==> flow/design.v <==
module main(clk, rst, mem_rdata, mem_addr, mem_wdata, mem_we);
	input clk, rst;
	input [15:0] mem_rdata;       
	output [7:0] mem_addr;
	output [7:0] mem_wdata;
	output mem_we;
	wire PCWrite, IRWrite, S, AdrSrc, MemWrite, RegSrc1, ExtenderShift, RegWrite;
	wire [1:0] RegSrc0, ALUSrcA, ALUSrcB, ResultSrc, ImmSrc;
	wire [3:0] ALUControl;
	wire [3:0] FLAGS;
	wire [15:0] Instr;
	wire [2:0] IMM_VAL_7;
	wire [7:0] IMM_VAL_1;
	assign ImmSrc = Instr[15:14];
	assign IMM_VAL_7 = 7;
	assign IMM_VAL_1 = 1;
	assign mem_we = MemWrite;
	controller CTRL(
		.clk(clk),
		.rst(rst),
		.FLAGS(FLAGS),
		.Instr(Instr),
		.PCWrite(PCWrite),
		.IRWrite(IRWrite),
		.S(S),
		.AdrSrc(AdrSrc),
		.MemWrite(MemWrite),
		.RegSrc1(RegSrc1),
		.ExtenderShift(ExtenderShift),
		.RegWrite(RegWrite),
		.RegSrc0(RegSrc0),
		.ALUSrcA(ALUSrcA),
		.ALUSrcB(ALUSrcB),
		.ResultSrc(ResultSrc),
		.ALUControl(ALUControl)
	);
	datapath DUT(
		AdrSrc,
		PCWrite,
		MemWrite,
		IRWrite,
		RegSrc1,
		ExtenderShift,
		RegWrite,
		clk,
		rst,
		S,
		ALUControl,
		ALUSrcA,
		ALUSrcB,
		IMM_VAL_1,
		IMM_VAL_7,
		ImmSrc,
		RegSrc0,
		ResultSrc,
		mem_rdata,
		FLAGS,
		Instr,
		mem_addr,
		mem_wdata
	);
endmodule
module controller(clk, rst, FLAGS, Instr, PCWrite, IRWrite, S, AdrSrc, MemWrite, RegSrc1, ExtenderShift, RegWrite, RegSrc0, ALUSrcA, ALUSrcB, ResultSrc, ALUControl);
	input clk, rst;
	input [3:0] FLAGS;
	input [15:0] Instr;
	reg [4:0] current_state, next_state;
	output reg PCWrite, IRWrite, S, AdrSrc, MemWrite, RegSrc1, ExtenderShift, RegWrite;
	output reg [1:0] RegSrc0, ALUSrcA, ALUSrcB, ResultSrc;
	output reg [3:0] ALUControl;
	wire [1:0] OP, CMD_00, B_type, B_flag;
	wire [2:0] CMD_01;
	wire logic_op;
	assign OP = Instr[15:14];
	assign CMD_00 = Instr[13:12];  
	assign CMD_01 = Instr[13:11];  
	assign B_type = Instr[13:12];
	assign B_flag = Instr[11:10];
	assign logic_op = (CMD_01 == 3'b000 | CMD_01 == 3'b001 | CMD_01 == 3'b010);
	parameter Fetch = 0;
	parameter Decode = 1;
	parameter MemAdr = 2;
	parameter MemRead = 3;
	parameter MemWB = 4;
	parameter MemW = 5;
	parameter ExecuteR = 6;
	parameter ExecuteI = 7;
	parameter ALUWB = 8;
	parameter Branch = 9;
	parameter BL = 10;
	parameter BI_MemAdr = 11;
	parameter BI_MemRead = 12;
	parameter BI_WritePC = 13;
	parameter BranchWithCondition = 14;
	always @(posedge clk)
	begin: STATE_MEMORY
		if (rst)
			current_state <= Fetch;
		else
			current_state <= next_state;
	end
	always @(*)
	begin: REGSRC_LOGIC
		RegSrc0 = 0;
		RegSrc1 = 0;
		ExtenderShift = 0;
		case (OP)
			2'b00: begin  
				if (Instr[11] == 1) begin
					RegSrc0 = 2;  
					ExtenderShift = 1;
				end
			end
			2'b01: begin  
				if (!logic_op) begin  
					RegSrc0 = 2;  
					ExtenderShift = 1;
				end
			end
			2'b10: begin  
				RegSrc1 = 1;  
			end
			2'b11: begin  
				RegSrc1 = 1;  
			end
		endcase
	end
	always @(*)
	begin: WRITE_CONTROLLER
		IRWrite = 0;
		PCWrite = 0;
		MemWrite = 0;
		RegWrite = 0;
		S = 0;
		case (current_state)
			Fetch: begin
				IRWrite = 1;
				PCWrite = 1;
			end
			Decode: begin
				PCWrite = 1;
				if (OP == 2'b11 && B_type == 2'b01)  
					RegWrite = 1;
			end
			ExecuteR: S = 1;
			ExecuteI: S = 1;
			ALUWB: RegWrite = 1;
			MemW: MemWrite = 1;
			MemWB: RegWrite = 1;
			Branch: PCWrite = 1;
			BL: PCWrite = 1;
			BI_WritePC: PCWrite = 1;
			BranchWithCondition: begin
				case (B_flag)
					2'b00: PCWrite = (FLAGS[2] == 1);  
					2'b01: PCWrite = (FLAGS[2] == 0);  
					2'b10: PCWrite = (FLAGS[1] == 1);  
					2'b11: PCWrite = (FLAGS[1] == 0);  
				endcase
			end
			default: ;
		endcase
	end
	always @(*)
	begin: OUTPUT_LOGIC
		AdrSrc = 0;
		ALUSrcA = 2'b01;
		ALUSrcB = 2'b10;
		ALUControl = 4'b0000;
		ResultSrc = 2'b10;
		case (current_state)
			Fetch: ;  
			Decode: ;  
			ExecuteR: begin 
				ALUSrcA = 0;  
				ALUSrcB = 2'b00;  
				if (OP == 2'b00) begin  
					if (CMD_00 == 2'b01)
						ALUControl = 4'b0001;  
					if (CMD_00 == 2'b10)
						ALUControl = 4'b0001;  
				end
				if (OP == 2'b01) begin  
					if (CMD_01 == 3'b000)  
						ALUControl = 4'b0100;
					if (CMD_01 == 3'b001)  
						ALUControl = 4'b0101;
					if (CMD_01 == 3'b010)  
						ALUControl = 4'b0110;
				end
			end
			ExecuteI: begin
				ALUSrcB = 2'b01;  
				ALUSrcA = 0;  
				if (OP == 2'b00) begin 
					if (CMD_00 == 2'b11)  
						ALUSrcA = 2'b10;  
					if (CMD_00 == 2'b01)
						ALUControl = 4'b0001;  
					if (CMD_00 == 2'b10)
						ALUControl = 4'b0001;  
				end
				if (OP == 2'b01) begin  
					if (CMD_01 == 3'b011)  
						ALUControl = 4'b1000;
					if (CMD_01 == 3'b100)  
						ALUControl = 4'b1001;
					if (CMD_01 == 3'b101)  
						ALUControl = 4'b1010;
					if (CMD_01 == 3'b110)  
						ALUControl = 4'b1011;
					if (CMD_01 == 3'b111)  
						ALUControl = 4'b1100;
				end
			end	
			ALUWB: ResultSrc = 2'b00;
			MemAdr: begin
				if (Instr[12] == 0)  
					ALUSrcA = 2'b00;	 
				else  
					ALUSrcA = 2'b10;	 
				ALUSrcB = 2'b01;
			end
			MemRead: begin
				ResultSrc = 2'b00;
				AdrSrc = 1;
			end
			MemW: begin
				ResultSrc = 2'b00;
				AdrSrc = 1;
			end
			MemWB: ResultSrc = 2'b01;
			Branch, BL, BI_MemAdr, BranchWithCondition: begin
				ALUSrcA = 2'b10;  
				ALUSrcB = 2'b01;  
			end
			BI_MemRead: begin
				ResultSrc = 2'b00;
				AdrSrc = 1;
			end
			BI_WritePC: ResultSrc = 2'b01;
			default: ;
		endcase
	end
	always @(*)
	begin: NEXT_STATE_LOGIC
		next_state = Fetch;
		case (current_state)
			Fetch: next_state = Decode;
			Decode: begin
				case (OP)
					2'b00: next_state = Instr[11] ? ExecuteI : ExecuteR;  
					2'b01: next_state = logic_op ? ExecuteR : ExecuteI;   
					2'b10: next_state = MemAdr;                           
					2'b11: begin  
						case (B_type)
							2'b00: next_state = Branch;
							2'b01: next_state = BL;
							2'b10: next_state = BI_MemAdr;
							2'b11: next_state = BranchWithCondition;
						endcase
					end
				endcase
			end
			ExecuteR, ExecuteI: begin
				if (OP == 2'b00 && CMD_00 == 2'b10)  
					next_state = Fetch;
				else
					next_state = ALUWB;
			end
			MemAdr: next_state = Instr[13] ? MemRead : MemW;
			MemRead: next_state = MemWB;
			BI_MemAdr: next_state = BI_MemRead;
			BI_MemRead: next_state = BI_WritePC;
			default: next_state = Fetch;
		endcase
	end
endmodule
module datapath(
	AdrSrc,
	PcWrite,
	MemWrite,
	IRWrite,
	RegSrc1,
	ExtenderShift,
	RegWrite,
	clk,
	rst,
	S,
	ALUControl,
	ALUSrcA,
	ALUSrcB,
	IMM_VAL_1,
	IMM_VAL_7,
	ImmSrc,
	RegSrc0,
	ResultSrc,
	M,
	FLAGS,
	Instr,
	MemAddr,
	WrittenData
);
input wire	AdrSrc;
input wire	PcWrite;
input wire	MemWrite;
input wire	IRWrite;
input wire	RegSrc1;
input wire	ExtenderShift;
input wire	RegWrite;
input wire	clk;
input wire	rst;
input wire	S;
input wire	[3:0] ALUControl;
input wire	[1:0] ALUSrcA;
input wire	[1:0] ALUSrcB;
input wire	[7:0] IMM_VAL_1;
input wire	[2:0] IMM_VAL_7;
input wire	[1:0] ImmSrc;
input wire	[1:0] RegSrc0;
input wire	[1:0] ResultSrc;
input wire	[15:0] M;
output wire	[3:0] FLAGS;
output wire	[15:0] Instr;
output wire	[7:0] MemAddr;
output wire	[7:0] WrittenData;
wire	[3:0] F;
wire	[3:3] FL;
wire	[15:0] Instr_ALTERA_SYNTHESIZED;
wire	[7:0] SYNTHESIZED_WIRE_0;
wire	[7:0] SYNTHESIZED_WIRE_1;
wire	[7:0] SYNTHESIZED_WIRE_27;
wire	[7:0] SYNTHESIZED_WIRE_3;
wire	[7:0] SYNTHESIZED_WIRE_4;
wire	[7:0] SYNTHESIZED_WIRE_28;
wire	[7:0] SYNTHESIZED_WIRE_29;
wire	[2:0] SYNTHESIZED_WIRE_8;
wire	[2:0] SYNTHESIZED_WIRE_9;
wire	[7:0] SYNTHESIZED_WIRE_12;
wire	[7:0] SYNTHESIZED_WIRE_30;
wire	[7:0] SYNTHESIZED_WIRE_31;
wire	[7:0] SYNTHESIZED_WIRE_16;
wire	[7:0] SYNTHESIZED_WIRE_32;
wire	[7:0] SYNTHESIZED_WIRE_18;
wire	[7:0] SYNTHESIZED_WIRE_22;
wire	[0:7] SYNTHESIZED_WIRE_24;
wire	[0:7] SYNTHESIZED_WIRE_25;
wire	[0:2] SYNTHESIZED_WIRE_26;
assign	WrittenData = SYNTHESIZED_WIRE_32;
assign	SYNTHESIZED_WIRE_24 = 0;
assign	SYNTHESIZED_WIRE_25 = 0;
assign	SYNTHESIZED_WIRE_26 = 0;
alu_with_shifter #(.W(8))	b2v_inst(
	.A(SYNTHESIZED_WIRE_0),
	.B(SYNTHESIZED_WIRE_1),
	.control(ALUControl),
	.N(F[3]),
	.Z(F[2]),
	.CO(F[1]),
	.OVF(F[0]),
	.out(SYNTHESIZED_WIRE_28));
mux_2x1 #(.W(3))	b2v_inst10(
	.sel(RegSrc1),
	.in0(Instr_ALTERA_SYNTHESIZED[2:0]),
	.in1(Instr_ALTERA_SYNTHESIZED[10:8]),
	.out(SYNTHESIZED_WIRE_9));
reg_w_rst_en #(.W(8))	b2v_inst12(
	.clk(clk),
	.rst(rst),
	.en(PcWrite),
	.inp(SYNTHESIZED_WIRE_27),
	.out(SYNTHESIZED_WIRE_29));
reg_w_rst_en #(.W(4))	b2v_inst13(
	.clk(clk),
	.rst(rst),
	.en(S),
	.inp(F),
	.out(FLAGS));
reg_w_res #(.W(8))	b2v_inst14(
	.clk(clk),
	.rst(rst),
	.inp(SYNTHESIZED_WIRE_3),
	.out(SYNTHESIZED_WIRE_22));
reg_w_res #(.W(8))	b2v_inst15(
	.clk(clk),
	.rst(rst),
	.inp(SYNTHESIZED_WIRE_4),
	.out(SYNTHESIZED_WIRE_32));
reg_w_res #(.W(8))	b2v_inst16(
	.clk(clk),
	.rst(rst),
	.inp(SYNTHESIZED_WIRE_28),
	.out(SYNTHESIZED_WIRE_12));
reg_w_res #(.W(8))	b2v_inst18(
	.clk(clk),
	.rst(rst),
	.inp(M[7:0]),
	.out(SYNTHESIZED_WIRE_30));
mux_2x1 #(.W(8))	b2v_inst19(
	.sel(AdrSrc),
	.in0(SYNTHESIZED_WIRE_29),
	.in1(SYNTHESIZED_WIRE_27),
	.out(SYNTHESIZED_WIRE_16));
reg_file_8	b2v_inst2(
	.clk(clk),
	.rst(rst),
	.WE3(RegWrite),
	.A1(SYNTHESIZED_WIRE_8),
	.A2(SYNTHESIZED_WIRE_9),
	.A3(Instr_ALTERA_SYNTHESIZED[10:8]),
	.R7_in(SYNTHESIZED_WIRE_27),
	.WD3(SYNTHESIZED_WIRE_27),
	.RD1(SYNTHESIZED_WIRE_3),
	.RD2(SYNTHESIZED_WIRE_4));
reg_w_rst_en #(.W(16))	b2v_inst20(
	.clk(clk),
	.rst(rst),
	.en(IRWrite),
	.inp(M),
	.out(Instr_ALTERA_SYNTHESIZED));
mux_4x1 #(.W(8))	b2v_inst22(
	.in0(SYNTHESIZED_WIRE_12),
	.in1(SYNTHESIZED_WIRE_30),
	.in2(SYNTHESIZED_WIRE_28),
	.in3(SYNTHESIZED_WIRE_31),
	.sel(ResultSrc),
	.out(SYNTHESIZED_WIRE_27));
assign	MemAddr = SYNTHESIZED_WIRE_16;
extend	b2v_inst4(
	.ImmSrc(ImmSrc),
	.inp(Instr_ALTERA_SYNTHESIZED[11:0]),
	.out(SYNTHESIZED_WIRE_18));
left_shifter	b2v_inst5(
	.en(ExtenderShift),
	.inp(SYNTHESIZED_WIRE_18),
	.rot(Instr_ALTERA_SYNTHESIZED[7:5]),
	.out(SYNTHESIZED_WIRE_31));
mux_4x1 #(.W(8))	b2v_inst7(
	.in0(SYNTHESIZED_WIRE_32),
	.in1(SYNTHESIZED_WIRE_31),
	.in2(IMM_VAL_1),
	.in3(SYNTHESIZED_WIRE_30),
	.sel(ALUSrcB),
	.out(SYNTHESIZED_WIRE_1));
mux_4x1 #(.W(8))	b2v_inst8(
	.in0(SYNTHESIZED_WIRE_22),
	.in1(SYNTHESIZED_WIRE_29),
	.in2(SYNTHESIZED_WIRE_24),
	.in3(SYNTHESIZED_WIRE_25),
	.sel(ALUSrcA),
	.out(SYNTHESIZED_WIRE_0));
mux_4x1 #(.W(3))	b2v_inst9(
	.in0(Instr_ALTERA_SYNTHESIZED[7:5]),
	.in1(IMM_VAL_7),
	.in2(Instr_ALTERA_SYNTHESIZED[10:8]),
	.in3(SYNTHESIZED_WIRE_26),
	.sel(RegSrc0),
	.out(SYNTHESIZED_WIRE_8));
assign	Instr = Instr_ALTERA_SYNTHESIZED;
endmodule
module dec_3x8(inp, out);
	input [2:0] inp;
	output [7:0] out;
	assign out[7] = (inp[2]) & (inp[1]) & (inp[0]);
	assign out[6] = (inp[2]) & (inp[1]) & (~inp[0]);
	assign out[5] = (inp[2]) & (~inp[1]) & (inp[0]);
	assign out[4] = (inp[2]) & (~inp[1]) & (~inp[0]);
	assign out[3] = (~inp[2]) & (inp[1]) & (inp[0]);
	assign out[2] = (~inp[2]) & (inp[1]) & (~inp[0]);
	assign out[1] = (~inp[2]) & (~inp[1]) & (inp[0]);
	assign out[0] = (~inp[2]) & (~inp[1]) & (~inp[0]);
endmodule
module mux_2x1 #(parameter W=8)(in0, in1, sel, out);
	input [W-1:0] in0, in1;
	input sel;
	output reg [W-1:0] out;
	always @(in0, in1, sel)
		case(sel)
			1'b0: out = in0;
			1'b1: out = in1;
		endcase
endmodule
module mux_4x1 #(parameter W=8)(in0, in1, in2, in3, sel, out);
	input [W-1:0] in0, in1, in2, in3;
	input [1:0] sel;
	output reg [W-1:0] out;
	always @(in0, in1, in2, in3, sel)
		case(sel)
			2'b00: out = in0;
			2'b01: out = in1;
			2'b10: out = in2;
			2'b11: out = in3;
		endcase
endmodule
module mux_8x1 #(parameter W=8)(in0, in1, in2, in3, in4, in5, in6, in7, sel, out);
	input [W-1:0] in0, in1, in2, in3, in4, in5, in6, in7;
	input [2:0] sel;
	wire [W-1:0] middle_out0, middle_out1;
	output [W-1:0] out;
	mux_4x1 #(W) mux1 (in0, in1, in2, in3, sel[1:0], middle_out0);
	mux_4x1 #(W) mux2 (in4, in5, in6, in7, sel[1:0], middle_out1);
	mux_2x1 #(W) mux3 (middle_out0, middle_out1, sel[2], out);
endmodule
module reg_w_res #(parameter W=8) (clk, rst, inp, out);
	input clk, rst;
	input [W-1:0] inp;
	output reg [W-1:0] out;
	always @(posedge clk)
	begin
		if (rst) begin
			out <= 0;
		end else begin
			out <= inp;
		end
	end
endmodule
module reg_w_rst_en #(parameter W=8) (clk, rst, en, inp, out);
	input clk, rst, en;
	input [W-1:0] inp;
	output reg [W-1:0] out;
	always @(posedge clk)
	begin
		if (rst) begin
			out <= 0;
		end else if (en) begin
			out <= inp;
		end
	end
endmodule
module bit_8_reg_w_rst_en #(parameter D=0) (clk, rst, en, inp, out);
	input clk, rst, en;
	input [7:0] inp;
	output reg [7:0] out;
	always @(posedge clk)
	begin
		if (rst) begin
			out <= D;
		end else if (en) begin
			out <= inp;
		end
	end
endmodule
module reg_file_8(clk, rst, A1, A2, A3, WD3, R7_in, RD1, RD2, WE3);
	input clk, rst, WE3;
	input[2:0] A1, A2, A3;
	input[7:0] WD3, R7_in;
	output [7:0] RD1, RD2;
	wire [7:0] R_OUT[7:0];
	wire [7:0] DEC_WR_OUT, WRITE_SELECT;
	dec_3x8 dec_write_en(.inp(A3), .out(DEC_WR_OUT));
	assign WRITE_SELECT[0] = DEC_WR_OUT[0] & WE3;
	assign WRITE_SELECT[1] = DEC_WR_OUT[1] & WE3;
	assign WRITE_SELECT[2] = DEC_WR_OUT[2] & WE3;
	assign WRITE_SELECT[3] = DEC_WR_OUT[3] & WE3;
	assign WRITE_SELECT[4] = DEC_WR_OUT[4] & WE3;
	assign WRITE_SELECT[5] = DEC_WR_OUT[5] & WE3;
	assign WRITE_SELECT[6] = DEC_WR_OUT[6] & WE3;
	assign WRITE_SELECT[7] = DEC_WR_OUT[7] & WE3;
	bit_8_reg_w_rst_en #(0) R0(.clk(clk), .rst(rst), .en(WRITE_SELECT[0]), .inp(WD3), .out(R_OUT[0]));
	bit_8_reg_w_rst_en #(1) R1(.clk(clk), .rst(rst), .en(WRITE_SELECT[1]), .inp(WD3), .out(R_OUT[1]));
	bit_8_reg_w_rst_en #(2) R2(.clk(clk), .rst(rst), .en(WRITE_SELECT[2]), .inp(WD3), .out(R_OUT[2]));
	bit_8_reg_w_rst_en #(3) R3(.clk(clk), .rst(rst), .en(WRITE_SELECT[3]), .inp(WD3), .out(R_OUT[3]));
	bit_8_reg_w_rst_en #(4) R4(.clk(clk), .rst(rst), .en(WRITE_SELECT[4]), .inp(WD3), .out(R_OUT[4]));
	bit_8_reg_w_rst_en #(5) R5(.clk(clk), .rst(rst), .en(WRITE_SELECT[5]), .inp(WD3), .out(R_OUT[5]));
	bit_8_reg_w_rst_en #(6) R6(.clk(clk), .rst(rst), .en(WRITE_SELECT[6]), .inp(WD3), .out(R_OUT[6]));
	bit_8_reg_w_rst_en #(0) R7(.clk(clk), .rst(rst), .en(WRITE_SELECT[7]), .inp(R7_in), .out(R_OUT[7]));
	mux_8x1 #(8) mux_A1(R_OUT[0], R_OUT[1], R_OUT[2], R_OUT[3],
								 R_OUT[4], R_OUT[5], R_OUT[6], R_OUT[7],
								 A1, RD1);
	mux_8x1 #(8) mux_A2(R_OUT[0], R_OUT[1], R_OUT[2], R_OUT[3],
								 R_OUT[4], R_OUT[5], R_OUT[6], R_OUT[7],
								 A2, RD2);
endmodule
module extend(inp, out, ImmSrc);
	input [11:0] inp;
	input [1:0] ImmSrc;
	output reg [7:0] out;
	always @(inp, ImmSrc)
	begin
		case (ImmSrc)
			2'b10: out = {2'b0, inp[11], inp[4:0]};  
			2'b11: out = {2'b0, inp[5:0]};           
			default: out = {3'b0, inp[4:0]};         
		endcase
	end
endmodule
module left_shifter(inp, rot, en, out);
	input [7:0] inp;
	input [2:0] rot;
	input en;
	output reg [7:0] out;
	always @(*)
	begin
	if (en)
	begin
		out = inp << rot;
	end
	else
		out = inp;
	end
endmodule
module alu_with_shifter #(parameter W=8)(A, B, out, control, N, Z, CO, OVF);
	input [W-1:0] A, B;
	input [3:0] control;
	output reg N,Z,CO,OVF;
	output reg [W-1:0] out;
	reg [2*W-1:0] A_A;
	always @(*)
	begin
		CO = 0;
		OVF = 0;
		out = 0;
		A_A = 0;
		case(control)
		4'b0000:	begin  
					{CO, out} = A + B;
					OVF = (A[W-1] ~^ B[W-1]) & (A[W-1] ^ out[W-1]);
					end
		4'b0001:	begin  
					{CO, out} = A - B;
					OVF = (A[W-1] ^ out[W-1]) & (A[W-1] ^ B[W-1]);
					end
		4'b0010:	begin  
					{CO, out} = B - A;
					OVF = (B[W-1] ^ out[W-1]) & (A[W-1] ^ B[W-1]);
					end
		4'b0011:	out = A & (~B);
		4'b0100:	out = A & B;   
		4'b0101:	out = A | B;   
		4'b0110:	out = A ^ B;   
		4'b0111:	out = A ~^ B;
		4'b1000: begin  
					A_A = {A,A};
					A_A = A_A << B;
					out = A_A[2*W-1:W];
					end
		4'b1001: begin  
					A_A = {A,A};
					A_A = A_A >> B;
					out = A_A[W-1:0];
					end
		4'b1010: out = A << B;    
		4'b1011: out = A >> B;    
		4'b1100: out = A >>> B;   
		default: out = 0;
		endcase
		N = out[W-1];
		Z = (out == 0);
	end
endmodule
Step by step through the tools: main
What the tools print for main, step after step.
Lines are those of the file above, counted from 1.
A cell with - has no value.
- top module: main
- clock: clk
- standard-cell library: sky130hd
- timing corner: tt_025C_1v80

Word-level counts
Counts by Yosys on the flattened word-level netlist (proc, flatten, opt, wreduce). Print and check cells are left out.
- $add $sub $neg at 3
- noted equal/unequal tests: 60
- noted shift operators: 6
- muxes and demuxes at 59
- bitwise operators at 45
- reduce/logical cells: 26
- operators with widths (operator ; count):
    8-bit case mux with 4-bit select ; 6
    8-bit case mux with 13-bit select ; 1
    4-bit 2-to-1 mux ; 12
    8-bit case mux with 2-bit select ; 3
    5-bit case mux with 4-bit select ; 2
    2-bit == test (second input constant) ; 18
    5-bit by 4-bit == test with 1-bit output (second input constant) ; 7
    5-bit case mux with 7-bit select ; 1
    8-bit case mux with 3-bit select ; 1
    1-bit bitwise AND ; 23
    4-bit == test (second input constant) ; 5
    5-bit by 3-bit == test with 1-bit output (second input constant) ; 4
    2-bit by 1-bit == test with 1-bit output (second input constant) ; 9
    2-bit zero test ; 9
    8-bit by 8-bit subtractor with 9-bit output ; 2
    16-bit by 8-bit << shifter with 16-bit output ; 1
    16-bit by 8-bit right shift with 8-bit output ; 1
    4-bit by 3-bit == test with 1-bit output (second input constant) ; 4
    8-bit bitwise AND ; 2
    2-bit OR reduction ; 6
    3-bit == test (second input constant) ; 4
    6-bit case mux with 2-bit select ; 1
    3-bit case mux with 4-bit select ; 1
    1-bit 2-to-1 mux ; 11
    5-bit by 2-bit == test with 1-bit output (second input constant) ; 2
    2-bit 2-to-1 mux ; 5
    1-bit inverter ; 9
    8-bit by 8-bit adder with 9-bit output ; 1
Other operator kinds: 35; their cells: 48.
- bits in registers at 128
- input port bits at 18
- output and inout port bits at 17
- noted elaborated cells: 215

Depth
Longest topological path by Yosys (ltp), each cell counted once; first at word level (registers and memories cut), then after technology mapping (sequential cells cut; the memories' decode and read muxes count).
- word-level depth: 15
- ABC_AREA: 0
- depth in mapped cells: 21
- depth with buffers taken out at 18

Mapped cells and area
The flow's flattened synthesis, as Yosys stat reports it; memories are mapped. The netlist is that of the ABC_AREA named above (0 if unset); the other value can give another one.
- cell count at 1192
- chip area (Yosys): 9396.5 µm²
- noted sequential part of the area: 2742.6 µm²
- noted flip-flops: 137
- buffer cells at 93
- cells by type (cell type ; count):
    sky130_fd_sc_hd__dfxtp_1 ; 137
    sky130_fd_sc_hd__nand2_1 ; 145
    sky130_fd_sc_hd__ha_1 ; 35
    sky130_fd_sc_hd__o21ai_0 ; 87
    sky130_fd_sc_hd__a21oi_1 ; 85
    sky130_fd_sc_hd__nor2_1 ; 105
    sky130_fd_sc_hd__a31oi_1 ; 52
    sky130_fd_sc_hd__mux2i_1 ; 31
    sky130_fd_sc_hd__mux4_2 ; 13
    sky130_fd_sc_hd__clkbuf_1 ; 60
    sky130_fd_sc_hd__nand3_1 ; 35
    sky130_fd_sc_hd__a311oi_1 ; 17
    sky130_fd_sc_hd__nor3_1 ; 28
    sky130_fd_sc_hd__nand4_1 ; 18
    sky130_fd_sc_hd__o211ai_1 ; 15
    sky130_fd_sc_hd__nor2b_1 ; 17
    sky130_fd_sc_hd__a211oi_1 ; 13
    sky130_fd_sc_hd__inv_1 ; 26
Not listed: further types 76, cells in them 273.
The figures by module come from a second, unflattened synthesis with its own total; it is not the netlist above.
- cells (unflattened synthesis): 1082
- area total of the unflattened synthesis at 10407.5 µm²
Rows give one instance, submodules left out.
- modules (module ; times used ; cells ; area (µm²) ; sequential area (µm²)):
    alu_with_shifter #(W=8) ; 1 ; 451 ; 3005.4 ; 0.0
    mux_4x1 #(W=8) ; 7 ; 10 ; 196.4 ; 0.0
    reg_w_res #(W=8) ; 4 ; 16 ; 210.2 ; 160.2
    controller ; 1 ; 93 ; 792.0 ; 300.3
    reg_w_rst_en #(W=16) ; 1 ; 52 ; 580.6 ; 320.3
    bit_8_reg_w_rst_en #(D=0) ; 2 ; 26 ; 285.3 ; 160.2
    mux_2x1 #(W=8) ; 3 ; 9 ; 131.4 ; 0.0
    left_shifter ; 1 ; 43 ; 362.8 ; 0.0
    bit_8_reg_w_rst_en #(D=3) ; 1 ; 26 ; 292.8 ; 160.2
    bit_8_reg_w_rst_en #(D=5) ; 1 ; 26 ; 292.8 ; 160.2
    bit_8_reg_w_rst_en #(D=6) ; 1 ; 26 ; 292.8 ; 160.2
    bit_8_reg_w_rst_en #(D=1) ; 1 ; 26 ; 290.3 ; 160.2
    bit_8_reg_w_rst_en #(D=2) ; 1 ; 26 ; 290.3 ; 160.2
    bit_8_reg_w_rst_en #(D=4) ; 1 ; 26 ; 290.3 ; 160.2
Further modules, not shown: 10.

Timing after synthesis
Source: OpenSTA report_checks on the synthesized netlist (no wires, ideal clock, input and output delay 20% of the period each), path of least setup slack; recovery checks are left aside. Register names are those of the netlist, which keeps one name where synthesis merged equal registers.
- kind: register -> output
- from: register CTRL.current_state
- to: output port mem_addr[4]
- period: 5.5 ns
- external output delay at 1.100 ns
- noted launch time at the first pin: 0.000 ns
- arrival: 4.058 ns
- noted slack: 0.342 ns
- delay of the path: 4.058 ns
- driving pins on the path at 21
- path buffers at 5
- period reached after synthesis: 5.158 ns
"delay of the path" = arrival - input delay + setup time.
At an output port there is no setup time.
"driving pins on the path": output pins that drive a net of the path, with the launching flip-flop's if there is one; two outputs of one cell count as two.
"period reached after synthesis" = period - worst setup slack (recovery checks aside). The figure is calculated, with input and output delays left at 20% of the set period.
An end named without its bit number is one bit of that signal or, where synthesis recoded a state register, one of its new flip-flops.
The rows between start and end are the longest chain of elaborated cells between them; the timing report does not say that the signal goes this way. Where chains are equally long, one stands for them.
A line is the first line of the expression or statement that the cell stems from. Yosys adds cells for indexed reads and writes and turns some case tables into memories.
- cells stage by stage: sky130_fd_sc_hd__dfxtp_1 sky130_fd_sc_hd__or4_4 sky130_fd_sc_hd__buf_6 sky130_fd_sc_hd__nor2_8 sky130_fd_sc_hd__buf_8 sky130_fd_sc_hd__nand2_1 sky130_fd_sc_hd__o21ai_1 sky130_fd_sc_hd__clkbuf_1 sky130_fd_sc_hd__ha_1 sky130_fd_sc_hd__clkbuf_1 sky130_fd_sc_hd__nand2b_1 sky130_fd_sc_hd__a2bb2oi_1 sky130_fd_sc_hd__mux2i_1 sky130_fd_sc_hd__xnor2_1 sky130_fd_sc_hd__a222oi_1 sky130_fd_sc_hd__o41ai_2 sky130_fd_sc_hd__a21oi_1 sky130_fd_sc_hd__and3_4 sky130_fd_sc_hd__o221a_1 sky130_fd_sc_hd__buf_6 sky130_fd_sc_hd__a21oi_1
- noted cells in the longest elaborated chain: 10
- noted elaborated cells between the ends (all ways): 69
- those cells by class: add/sub (3); eq/ne (34); shift (5); mux (10); logic (7); reduce/logical (10)
- RTL lines, path post-synthesis (item ; RTL line ; text):
    start: declaration ; 67 ; reg [4:0] current_state, next_state;
    start: assignment ; 98 ; current_state <= Fetch;
    start: assignment ; 100 ; current_state <= next_state;
    5-bit by 4-bit == test with 1-bit output ; 171 ; case (current_state)
    4-bit OR reduction ; 171 ;
    2-bit case mux with 4-bit select ; 171 ;
    2-bit == test ; 488 ; case(sel)
    2-bit OR reduction ; - ;
    8-bit case mux with 3-bit select ; 488 ;
    8-bit by 8-bit subtractor with 9-bit output ; 624 ; {CO, out} = B - A;
    8-bit case mux with 13-bit select ; 614 ; case(control)
    8-bit case mux with 4-bit select ; 488 ;
    8-bit case mux with 2-bit select ; 478 ; case(sel)
    end: declaration ; 4 ; output [7:0] mem_addr;

Path in the finished layout
Path of least setup slack in the final report of run 1 (OpenROAD, finished layout, wires in). Where an end is a register, its clock arrival counts in the times.
- kind: register -> output
- from: register CTRL.current_state
- to: output port mem_addr[6]
- period: 5.5 ns
- external output delay at 1.10 ns
- noted launch time at the first pin: 0.42 ns
- arrival: 4.21 ns
- noted slack: 0.19 ns
- driving pins on the path at 17
- path buffers at 1
An end named without its bit number is one bit of that signal or, where synthesis recoded a state register, one of its new flip-flops.
The rows between start and end are the longest chain of elaborated cells between them; the timing report does not say that the signal goes this way. Where chains are equally long, one stands for them.
- cells stage by stage: sky130_fd_sc_hd__dfxtp_2 sky130_fd_sc_hd__or4_4 sky130_fd_sc_hd__o21ai_2 sky130_fd_sc_hd__a21oi_2 sky130_fd_sc_hd__or3_4 sky130_fd_sc_hd__fa_2 sky130_fd_sc_hd__nand2b_1 sky130_fd_sc_hd__a2bb2oi_2 sky130_fd_sc_hd__a21oi_2 sky130_fd_sc_hd__o21bai_2 sky130_fd_sc_hd__o32a_1 sky130_fd_sc_hd__a31oi_2 sky130_fd_sc_hd__a211o_1 sky130_fd_sc_hd__nor3_4 sky130_fd_sc_hd__a211o_1 sky130_fd_sc_hd__a31oi_4 sky130_fd_sc_hd__buf_6
- noted cells in the longest elaborated chain: 10
- noted elaborated cells between the ends (all ways): 69
- those cells by class: add/sub (3); eq/ne (34); shift (5); mux (10); logic (7); reduce/logical (10)
- RTL lines, path post-layout (item ; RTL line ; text):
    start: declaration ; 67 ; reg [4:0] current_state, next_state;
    start: assignment ; 98 ; current_state <= Fetch;
    start: assignment ; 100 ; current_state <= next_state;
    5-bit by 4-bit == test with 1-bit output ; 171 ; case (current_state)
    4-bit OR reduction ; 171 ;
    2-bit case mux with 4-bit select ; 171 ;
    2-bit == test ; 488 ; case(sel)
    2-bit OR reduction ; - ;
    8-bit case mux with 3-bit select ; 488 ;
    8-bit by 8-bit subtractor with 9-bit output ; 624 ; {CO, out} = B - A;
    8-bit case mux with 13-bit select ; 614 ; case(control)
    8-bit case mux with 4-bit select ; 488 ;
    8-bit case mux with 2-bit select ; 478 ; case(sel)
    end: declaration ; 4 ; output [7:0] mem_addr;

Subject: flow runs of main

Hi,

Settings and measured results of 2 stored flow runs for module main (sky130hd), not sorted in any way. The constraints put input and output delay at 20% of the set period each and load the outputs with 0.01 pF.

Run 1

==> flow/run.sh <==
#!/bin/bash
# the make line also repeats the synthesis and layout settings of config.mk as NAME=value (left out here)
make -C /OpenROAD-flow-scripts/flow DESIGN_CONFIG=/design/flow/config.mk WORK_HOME=/design/flow/orfs CLKGATE_MAP_FILE= finish
==> flow/config.mk <==
export PLATFORM = sky130hd
export DESIGN_NAME = main
export DESIGN_NICKNAME = main
export VERILOG_FILES = /design/flow/design.v
export SDC_FILE = /design/flow/constraint.sdc
export NUM_CORES = 4
export LEC_CHECK = 0
export CAP_MARGIN = 20
export CORE_MARGIN = 2
export CORE_UTILIZATION = 40
export SETUP_SLACK_MARGIN = 1.4
export SLEW_MARGIN = 20
==> flow/constraint.sdc <==
create_clock -name core_clock -period 5.5 [get_ports {clk}]
set_input_delay 1.1000 -clock core_clock [delete_from_list [all_inputs] [get_ports {clk}]]
set_output_delay 1.1000 -clock core_clock [all_outputs]
set_load 0.01 [all_outputs]

Measured in run 1:
- worst hold slack in the final report: 0.487 ns
- standard-cell area after routing: 11946.5 µm²
- netlist area reported by Yosys: 9396.5 µm²
- final design utilization: 0.514
- post-route setup TNS: 0.000 ns
- setup slack of the worst path at 0.187 ns
- area inside the die boundary: 24733.9 µm²

Run 2

==> flow/run.sh <==
#!/bin/bash
# the make line also repeats the synthesis and layout settings of config.mk as NAME=value (left out here)
make -C /OpenROAD-flow-scripts/flow DESIGN_CONFIG=/design/flow/config.mk WORK_HOME=/design/flow/orfs CLKGATE_MAP_FILE= finish
==> flow/config.mk <==
export PLATFORM = sky130hd
export DESIGN_NAME = main
export DESIGN_NICKNAME = main
export VERILOG_FILES = /design/flow/design.v
export SDC_FILE = /design/flow/constraint.sdc
export NUM_CORES = 4
export LEC_CHECK = 0
export CAP_MARGIN = 0
export CELL_PAD_IN_SITES_GLOBAL_PLACEMENT = 1
export CORE_MARGIN = 7
export CORE_UTILIZATION = 41
export CTS_CLUSTER_SIZE = 82
export MAX_ROUTING_LAYER = met4
export SETUP_SLACK_MARGIN = -0.61
export SLEW_MARGIN = 40
export TNS_END_PERCENT = 85
==> flow/constraint.sdc <==
create_clock -name core_clock -period 6.74 [get_ports {clk}]
set_input_delay 1.3480 -clock core_clock [delete_from_list [all_inputs] [get_ports {clk}]]
set_output_delay 1.3480 -clock core_clock [all_outputs]
set_load 0.01 [all_outputs]

Measured in run 2:
- worst hold slack in the final report: 0.466 ns
- standard-cell area after routing: 10676.5 µm²
- netlist area reported by Yosys: 9396.5 µm²
- final design utilization: 0.473
- post-route setup TNS: 0.000 ns
- setup slack of the worst path at 0.149 ns
- area inside the die boundary: 27352.2 µm²

Regards
